==> flow/design.v <==
package calc_pkg;
    typedef struct packed {
        logic on;
        logic off;
        logic mem_rc;
        logic mem_sub;
        logic mem_add;
        logic op_percent;
        logic op_sqrt;
        logic op_div;
        logic op_mul;
        logic op_sub;
        logic op_add;
        logic op_eq;
        logic dot;
        logic num_1;
        logic num_2;
        logic num_3;
        logic num_4;
        logic num_5;
        logic num_6;
        logic num_7;
        logic num_8;
        logic num_9;
        logic num_0;
    } buttons_t;
    typedef enum logic [4:0] {
        B_NONE,          
        B_ON,            
        B_OFF,           
        B_MEM_RC,        
        B_MEM_SUB,       
        B_MEM_ADD,       
        B_OP_PERCENT,    
        B_OP_SQRT,       
        B_OP_DIV,        
        B_OP_MUL,        
        B_OP_SUB,        
        B_OP_ADD,        
        B_OP_EQ,         
        B_DOT,           
        B_NUM_1,         
        B_NUM_2,         
        B_NUM_3,         
        B_NUM_4,         
        B_NUM_5,         
        B_NUM_6,         
        B_NUM_7,         
        B_NUM_8,         
        B_NUM_9,         
        B_NUM_0,         
        B_UNKNOWN        
    } active_button_t;
    function automatic logic isNumberButton(active_button_t active_button);
        isNumberButton = ((active_button >= calc_pkg::B_NUM_1) && (active_button <= calc_pkg::B_NUM_0));
    endfunction
    function automatic logic isOpButton(active_button_t active_button);
        isOpButton = ((active_button >= calc_pkg::B_OP_DIV) && (active_button <= calc_pkg::B_OP_ADD));
    endfunction
    function automatic logic isEqButton(active_button_t active_button);
        isEqButton = (active_button == calc_pkg::B_OP_EQ);
    endfunction
    function automatic logic isDotButton(active_button_t active_button);
        isDotButton = (active_button == calc_pkg::B_DOT);
    endfunction
    typedef logic [3:0] bcd_t;
    function automatic logic [6:0] bcd2segments(bcd_t bcd);
        unique case (bcd)
            4'd0: bcd2segments = 7'b1111110;
            4'd1: bcd2segments = 7'b0110000;
            4'd2: bcd2segments = 7'b1101101;
            4'd3: bcd2segments = 7'b1111001;
            4'd4: bcd2segments = 7'b0110011;
            4'd5: bcd2segments = 7'b1011011;
            4'd6: bcd2segments = 7'b1011111;
            4'd7: bcd2segments = 7'b1110000;
            4'd8: bcd2segments = 7'b1111111;
            4'd9: bcd2segments = 7'b1111011;
            default: bcd2segments = 7'bxxxxxxx;
        endcase
    endfunction
    typedef enum logic [1:0] {
        OP_NONE,
        OP_ADD,
        OP_MUL,
        OP_DIV
    } op_t;
    function automatic op_t button2op(active_button_t active_button);
        unique case (active_button)
            calc_pkg::B_OP_DIV: button2op = calc_pkg::OP_DIV;
            calc_pkg::B_OP_MUL: button2op = calc_pkg::OP_MUL;
            calc_pkg::B_OP_SUB: button2op = calc_pkg::OP_ADD;
            calc_pkg::B_OP_ADD: button2op = calc_pkg::OP_ADD;
            default: button2op = calc_pkg::OP_NONE;
        endcase
    endfunction
    function automatic bcd_t button2bcd(active_button_t active_button);
        unique case (active_button)
            calc_pkg::B_NUM_1: button2bcd = 1;
            calc_pkg::B_NUM_2: button2bcd = 2;
            calc_pkg::B_NUM_3: button2bcd = 3;
            calc_pkg::B_NUM_4: button2bcd = 4;
            calc_pkg::B_NUM_5: button2bcd = 5;
            calc_pkg::B_NUM_6: button2bcd = 6;
            calc_pkg::B_NUM_7: button2bcd = 7;
            calc_pkg::B_NUM_8: button2bcd = 8;
            calc_pkg::B_NUM_9: button2bcd = 9;
            calc_pkg::B_NUM_0: button2bcd = 0;
            default: button2bcd = 0;
        endcase
    endfunction
    parameter NumDigits = 8;
    typedef logic unsigned [$clog2(NumDigits)-1:0] exponent_t;
    typedef struct packed {
        logic error;
        logic sign;
        exponent_t exponent;
        bcd_t [NumDigits-1:0] significand;
    } num_t;
    function automatic num_t neg(num_t num);
        neg = num;
        neg.sign = !num.sign;
    endfunction
endpackage
module alu_add (
    input   logic           clk_i,
    input   logic           rst_i,
    input   logic [36:0]    left_i,      
    input   logic [36:0]    right_i,     
    output  logic           in_ready_o,
    input   logic           in_valid_i,
    output  logic [36:0]    result_o,    
    input   logic           out_ready_i,
    output  logic           out_valid_o
);
typedef enum logic [1:0] {
    S_IDLE,
    S_NORMALIZE,
    S_ADD,
    S_RENORMALIZE
} state_t;
state_t state_d, state_q;
logic [$clog2(calc_pkg::NumDigits):0] counter_d, counter_q;
logic in_ready_d, in_ready_q;
logic out_valid_d, out_valid_q;
assign out_valid_o = out_valid_q;
assign in_ready_o = in_ready_q;
calc_pkg::num_t left_d, left_q;
calc_pkg::num_t right_d, right_q;
calc_pkg::num_t result_d, result_q;
calc_pkg::bcd_t result_extra_d, result_extra_q;
logic carryborrow_d, carryborrow_q;
assign result_o = out_valid_q ? result_q : '0;
logic [4:0] nibble_sum;
always_comb begin
    nibble_sum = 'x;
    carryborrow_d = carryborrow_q;
    if (state_q != S_ADD) begin
        carryborrow_d = 0;
    end else if (left_q.sign == right_q.sign) begin
        nibble_sum =
            left_q.significand[counter_q]
            + right_q.significand[counter_q]
            + 4'(carryborrow_q);
        if (nibble_sum >= 10) begin
            nibble_sum += 6;
        end
        carryborrow_d = nibble_sum[4];
    end else begin
        if (left_q.significand > right_q.significand) begin
            nibble_sum =
                6'(left_q.significand[counter_q])
                - 6'(right_q.significand[counter_q])
                - 6'(carryborrow_q);
        end else begin
            nibble_sum =
                6'(right_q.significand[counter_q])
                - 6'(left_q.significand[counter_q])
                - 6'(carryborrow_q);
        end
        carryborrow_d = nibble_sum[4];
        if ($signed(nibble_sum) < 0) begin
            nibble_sum += 10;
        end
    end
end
always_comb begin
    state_d = state_q;
    out_valid_d = out_valid_q;
    in_ready_d = in_ready_q;
    counter_d = counter_q;
    left_d = left_q;
    right_d = right_q;
    result_d = result_q;
    result_extra_d = result_extra_q;
    unique case (state_q)
        S_IDLE: begin
            result_d = '0;
            if (in_valid_i) begin
                left_d = left_i;
                right_d = right_i;
                state_d = S_NORMALIZE;
                in_ready_d = 0;
            end
        end
        S_NORMALIZE: begin
            if (left_q.exponent < right_q.exponent) begin
                left_d.significand = (left_q.significand >> 4);
                left_d.exponent++;
            end else if (left_q.exponent > right_q.exponent) begin
                right_d.significand = (right_q.significand >> 4);
                right_d.exponent++;
            end else begin
                state_d = S_ADD;
                counter_d = 0;
            end
        end
        S_ADD: begin
            result_d.exponent = left_q.exponent;
            if (left_q.sign == right_q.sign) begin
                result_extra_d = carryborrow_d;
            end
            if (left_q.significand > right_q.significand) begin
                result_d.sign = left_q.sign;
            end else begin
                result_d.sign = right_q.sign;
            end
            result_d.significand[counter_q] = 4'(nibble_sum);
            counter_d++;
            if (counter_d == calc_pkg::NumDigits) begin
                state_d = S_RENORMALIZE;
            end
        end
        S_RENORMALIZE: begin
            if (result_extra_q != '0) begin  
                result_extra_d = '0;
                result_d.significand = ({result_extra_q, result_q.significand} >> 4);
                result_d.exponent++;
                if (result_d.exponent == 0)
                    result_d.error = 1;
            end else if ((result_q.exponent != 0) && (result_q.significand[calc_pkg::NumDigits-1] == 0)) begin  
                result_d.significand = (result_q.significand << 4);
                result_d.exponent--;
            end else begin  
                out_valid_d = 1;
                if (result_d.significand == 0)
                    result_d.sign = 0;
                if (out_valid_q && out_ready_i) begin
                    state_d = S_IDLE;
                    out_valid_d = 0;
                    in_ready_d = 1;
                    result_d = '0;
                end
            end
        end
    endcase
end
always_ff @(posedge clk_i) begin
    if (rst_i) begin
        state_q <= S_IDLE;
        out_valid_q <= 0;
        in_ready_q <= 1;
        counter_q <= '0;
        left_q <= '0;
        right_q <= '0;
        result_q <= '0;
        result_extra_q <= '0;
        carryborrow_q <= 0;
    end else begin
        state_q <= state_d;
        out_valid_q <= out_valid_d;
        in_ready_q <= in_ready_d;
        counter_q <= counter_d;
        left_q <= left_d;
        right_q <= right_d;
        result_q <= result_d;
        result_extra_q <= result_extra_d;
        carryborrow_q <= carryborrow_d;
    end
end
endmodule
### From RTL to reports: alu_add

What the tools print for alu_add, step after step.
Line numbers count from 1 in the design file above.
Operators: Yosys type, input widths -> output width; for muxes data width and select width s.
Library cell names are shortened.
The mark -- stands for no value.

| inputs | value |
|---|---|
| design top | alu_add |
| clock | clk_i |
| cell library | sky130hd |
| corner | tt_025C_1v80 |

### Word level

Counts by Yosys on the flattened word-level netlist (proc, flatten, opt, wreduce; memories kept). Register bits leave out memories and registers merged into their read ports (data or address). Print and check cells are left out. Cells with the same type and inputs are merged into one.

| word-level totals | value |
|---|---|
| flip-flop bits (word level) | 122 |
| output and inout port bits | 39 |
| cells after elaboration | 152 |

| operators by class | value |
|---|---|
| add/subtract/negate cells | 14 |
| order comparisons | 5 |
| equality and inequality tests | 22 |
| shift-type cells | 4 |
| muxes and demuxes | 59 |
| bitwise operators | 10 |
| reduce/logical cells | 25 |

Operator list:

| cell | count |
|---|---|
| $pmux 35 s2 | 2 |
| $mux 32 | 4 |
| $pmux 32 s3 | 1 |
| $mux 37 | 2 |
| $mux 36 | 2 |
| $shiftx 32x7->4 | 2 |
| $mux 35 | 1 |
| $shift 4x33->32 | 1 |
| $shift 4x33->32 const A | 1 |
| $neg 6->33 | 1 |
| $gt 32x32->1 | 1 |
| $and 32x32->32 | 1 |
| $or 32x32->32 | 1 |
| $not 32->32 | 1 |
| $logic_not 32->1 | 1 |
| $mux 4 | 7 |
| $ne 2x2->1 const B | 12 |
| $mux 5 | 4 |
| $mux 1 | 17 |
| $pmux 4 s2 | 2 |
| $mux 2 | 8 |
| $ne 3x3->1 const B | 4 |
| $reduce_and 3->1 | 4 |
| $reduce_and 4->1 | 3 |
| $mux 3 | 4 |
| $sub 4x4->5 | 2 |
| $sub 5x2->5 | 2 |
| $add 3x1->3 const B | 3 |

Not listed: further kinds 31, cells in them 45.

### Logic depth

Yosys ltp: most cells in a row. Word level: on the elaborated netlist, between registers, memories and ports. Mapped: between sequential cells and ports; inverters and the memories' decode and read muxes count.

| logic depth | value |
|---|---|
| depth in word-level cells | 13 |
| ABC_AREA | 0 |
| gate-level depth with buffers | 19 |

### Mapped cells and area

The flow's flattened synthesis, as Yosys stat reports it; memories are mapped. The netlist is that of the ABC_AREA named above (0 if unset); the other value can give another one.

Cells by type:

| type | count | area in all (sq um) |
|---|---|---|
| dfxtp_1 | 121 | 2.42E+03 |
| ha_1 | 60 | 750.72 |
| mux2i_1 | 62 | 620.595 |
| a211oi_1 | 72 | 540.518 |
| nor2_1 | 114 | 427.91 |
| mux4_2 | 16 | 360.346 |
| a21oi_1 | 57 | 285.274 |
| and2_1 | 42 | 262.752 |
| inv_1 | 68 | 255.245 |
| nand2_1 | 68 | 255.245 |
| a22oi_1 | 28 | 210.202 |
| clkbuf_1 | 48 | 180.173 |
| o21ai_0 | 29 | 145.139 |
| xnor2_1 | 16 | 140.134 |
| fa_1 | 6 | 120.115 |
| nand2b_1 | 17 | 106.352 |
| nand3_1 | 19 | 95.091 |
| o41ai_1 | 9 | 78.826 |

Not listed: further types 59, cells in them 176.

| mapped netlist | value |
|---|---|
| cells in the netlist | 1028 |
| chip area (Yosys) | 8692.1 sq um |
| area of sequential cells | 2422.3 sq um |
| mapped flip-flops | 121 |
| buffer cells | 67 |

### Path before layout

Path of least setup slack by OpenSTA after synthesis, without wires, with an ideal clock, recovery checks aside; 20% of the period is set as input and as output delay. Where synthesis merged equal registers, the netlist keeps one of their names.

| timing path after synthesis | value |
|---|---|
| path type | register -> register |
| from | register counter_q[0] |
| to | register result_q |
| period | 10000 ps |
| setup time | 116 ps |
| launch time at the first pin | 0 ps |
| data arrival time | 4002 ps |
| data required time | 9884 ps |
| path slack | 5882 ps |
| delay of the path | 4118 ps |
| stages on the path | 18 |
| period reached after synthesis | 4118 ps |

"delay of the path" = arrival - input delay + setup time.
"stages on the path" counts driving pins, that of a launching flip-flop among them; a cell with two outputs on the path counts twice.
"period reached after synthesis" is the clock period less the worst setup slack; recovery checks do not enter. This is arithmetic on one report: input and output delays are still those of the set period (20% each).
An end named without its bit number is one bit of that signal or, where synthesis recoded a state register, one of its new flip-flops.
Between the ends stands the longest chain of elaborated cells between them, by number of cells; it is not shown to be the way that was timed. Of several equally long chains one is given.
Each line given opens the expression or statement behind the cell; cells for indexed reads and writes are added by Yosys, which also makes memories of some case tables.

| between the ends, after synthesis | value |
|---|---|
| cell sequence | dfxtp_1 -> buf_4 -> buf_4 -> mux4_2 -> nand2_1 -> nand2_1 -> nand2_1 -> inv_1 -> fa_1 -> inv_1 -> fa_1 -> ha_1 -> inv_1 -> a2111oi_2 -> a211oi_2 -> mux2i_4 -> o21ai_0 -> a41o_1 |
| cells in the longest elaborated chain | 13 |

RTL lines, path after synthesis:

| element | line | text |
|---|---|---|
| start: declaration | 143 | `logic [$clog2(calc_pkg::NumDigits):0] counter_d, counter_q;` |
| start: assignment | 263 | `counter_q <= '0;` |
| start: assignment | 273 | `counter_q <= counter_d;` |
| $shiftx 32x7->4 | 177 | `6'(right_q.significand[counter_q])` |
| $sub 4x4->5 | 177 |  |
| $sub 5x2->5 | 177 |  |
| $mux 5 | 170 | `if (left_q.significand > right_q.significand) begin` |
| $mux 5 | 160 | `end else if (left_q.sign == right_q.sign) begin` |
| $mux 5 | 158 | `if (state_q != S_ADD) begin` |
| $add 4x4->4 | 183 | `nibble_sum += 10;` |
| $mux 4 | 182 | `if ($signed(nibble_sum) < 0) begin` |
| $mux 4 | 160 |  |
| $mux 4 | 158 |  |
| $shift 4x33->32 | 228 | `result_d.significand[counter_q] = 4'(nibble_sum);` |
| $or 32x32->32 | 228 |  |
| $pmux 32 s3 | 196 | `unique case (state_q)` |
| end: assignment | 266 | `result_q <= '0;` |
| end: assignment | 276 | `result_q <= result_d;` |
| end: declaration | 150 | `calc_pkg::num_t result_d, result_q;` |

### Worst path after layout

From the final timing report of flow run 2: the path of least setup slack in the routed layout; clock arrival at registers is part of the times.
The path's times are printed in steps of 10 ps; the period is the one set.

| timing path after layout | value |
|---|---|
| path type | register -> register |
| from | register counter_q[0] |
| to | register result_q |
| period | 5710 ps |
| setup time | 140 ps |
| launch time at the first pin | 410 ps |
| data arrival time | 5180 ps |
| data required time | 5980 ps |
| path slack | 800 ps |
| stages on the path | 15 |

An end named without its bit number is one bit of that signal or, where synthesis recoded a state register, one of its new flip-flops.
Between the ends stands the longest chain of elaborated cells between them, by number of cells; it is not shown to be the way that was timed. Of several equally long chains one is given.

| between the ends, after layout | value |
|---|---|
| cell sequence | dfxtp_1 -> mux4_2 -> nand2b_1 -> nand2_1 -> nand2_1 -> inv_1 -> fa_1 -> inv_1 -> fa_1 -> nor3b_1 -> a2111oi_2 -> a211oi_2 -> xnor2_1 -> nor2_1 -> o41ai_2 |
| cells in the longest elaborated chain | 13 |

RTL lines, path after layout:

| element | line | text |
|---|---|---|
| start: declaration | 143 | `logic [$clog2(calc_pkg::NumDigits):0] counter_d, counter_q;` |
| start: assignment | 263 | `counter_q <= '0;` |
| start: assignment | 273 | `counter_q <= counter_d;` |
| $shiftx 32x7->4 | 177 | `6'(right_q.significand[counter_q])` |
| $sub 4x4->5 | 177 |  |
| $sub 5x2->5 | 177 |  |
| $mux 5 | 170 | `if (left_q.significand > right_q.significand) begin` |
| $mux 5 | 160 | `end else if (left_q.sign == right_q.sign) begin` |
| $mux 5 | 158 | `if (state_q != S_ADD) begin` |
| $add 4x4->4 | 183 | `nibble_sum += 10;` |
| $mux 4 | 182 | `if ($signed(nibble_sum) < 0) begin` |
| $mux 4 | 160 |  |
| $mux 4 | 158 |  |
| $shift 4x33->32 | 228 | `result_d.significand[counter_q] = 4'(nibble_sum);` |
| $or 32x32->32 | 228 |  |
| $pmux 32 s3 | 196 | `unique case (state_q)` |
| end: assignment | 266 | `result_q <= '0;` |
| end: assignment | 276 | `result_q <= result_d;` |
| end: declaration | 150 | `calc_pkg::num_t result_d, result_q;` |

==> results <==
Flow measurements of alu_add on sky130hd: 7 stored runs with different settings, listed in no order. Input and output delays are each 20% of the period that was set; the output load is 0.01 pF.
By "clock period achieved" is meant the clock period of the run minus its worst setup slack. This is arithmetic on one report: input and output delays are still those of the set period (20% each).
"time on the worst setup path" = time allowed to the worst setup path (clock period - input delay - output delay, where it has them) - its slack; a late launch clock adds to it, a late capture clock takes from it.
"total design power" is the tool's figure for a default switching activity; nothing was simulated.
"time on the worst setup path" is given in steps of 10 ps.
A setting shown as n/a is not set for that run.
Among the results, n/a means that no value is shown for the run.

| run | ABC_AREA | CAP_MARGIN | CELL_PAD_IN_SITES_DETAIL_PLACEMENT | CELL_PAD_IN_SITES_GLOBAL_PLACEMENT | CORE_UTILIZATION | GPL_ROUTABILITY_DRIVEN | MIN_ROUTING_LAYER | PLACE_DENSITY | SETUP_SLACK_MARGIN | period_ns | CORE_MARGIN | SLEW_MARGIN | CTS_CLUSTER_DIAMETER | CTS_CLUSTER_SIZE | CORE_ASPECT_RATIO | GPL_TIMING_DRIVEN | PLACE_DENSITY_LB_ADDON | HOLD_SLACK_MARGIN | MAX_ROUTING_LAYER | TNS_END_PERCENT | worst setup slack after layout (ps) | chip area after synthesis (Yosys) (sq um) | post-route worst hold slack (ps) | time on the worst setup path (ps) | worst setup path type | clock period achieved (ps) | die outline area (sq um) | standard-cell area after layout (sq um) | total design power (mW) |
|---|---|---|---|---|---|---|---|---|---|---|---|---|---|---|---|---|---|---|---|---|---|---|---|---|---|---|---|---|---|
| flow run 1 | 1 | 0 | 2 | 0 | 40 | 1 | met1 | 0.64 | 0.43 | 3.21 | 2 | 20 | n/a | n/a | n/a | n/a | n/a | n/a | n/a | n/a | n/a | n/a | n/a | n/a | n/a | n/a | n/a | n/a | n/a |
| flow run 2 | n/a | 20 | n/a | n/a | 60 | 1 | n/a | 0.75 | n/a | 5.71 | 3 | 20 | 73 | 44 | n/a | n/a | n/a | n/a | n/a | n/a | 803 | 8692.1 | 506 | 4910 | register -> register | 4907 | 15966.8 | 10603.9 | 3.829 |
| flow run 3 | n/a | 20 | n/a | 2 | 44 | 1 | met1 | n/a | 0.71 | 8.54 | 2 | 15 | n/a | n/a | 0.51 | 0 | 0.28 | n/a | n/a | n/a | 3435 | 8692.1 | 468 | 5110 | register -> register | 5105 | 20959.5 | 10747.8 | 2.452 |
| flow run 4 | n/a | 20 | n/a | 1 | 48 | 0 | n/a | n/a | 1.23 | 4.44 | 5 | 30 | n/a | 45 | n/a | 0 | 0.25 | 0.09 | met5 | 95 | 439 | 8692.1 | 492 | 4000 | register -> register | 4001 | 20899.0 | 11436.0 | 5.354 |
| flow run 5 | n/a | 35 | n/a | n/a | 40 | n/a | n/a | n/a | n/a | 2.96 | 2 | 10 | n/a | n/a | 1.72 | n/a | 0.09 | -0.09 | n/a | n/a | -622 | 8692.1 | 497 | 3580 | register -> register | 3582 | 22969.2 | 12166.7 | 8.231 |
| flow run 6 | n/a | 35 | n/a | n/a | 38 | n/a | n/a | n/a | 0.76 | 6.2 | 2 | 15 | n/a | n/a | n/a | n/a | 0.05 | n/a | met5 | 45 | 1538 | 8692.1 | 499 | 4660 | register -> register | 4662 | 24099.5 | 10621.4 | 3.264 |
| flow run 7 | n/a | 20 | n/a | n/a | 40 | n/a | n/a | n/a | n/a | 10.0 | 2 | 20 | n/a | n/a | n/a | n/a | n/a | n/a | n/a | n/a | 5330 | 8692.1 | 471 | 4670 | register -> register | 4670 | 22925.0 | 10576.4 | 2.023 |

Flow run 1: did not finish, placement stopped with DPL-0033
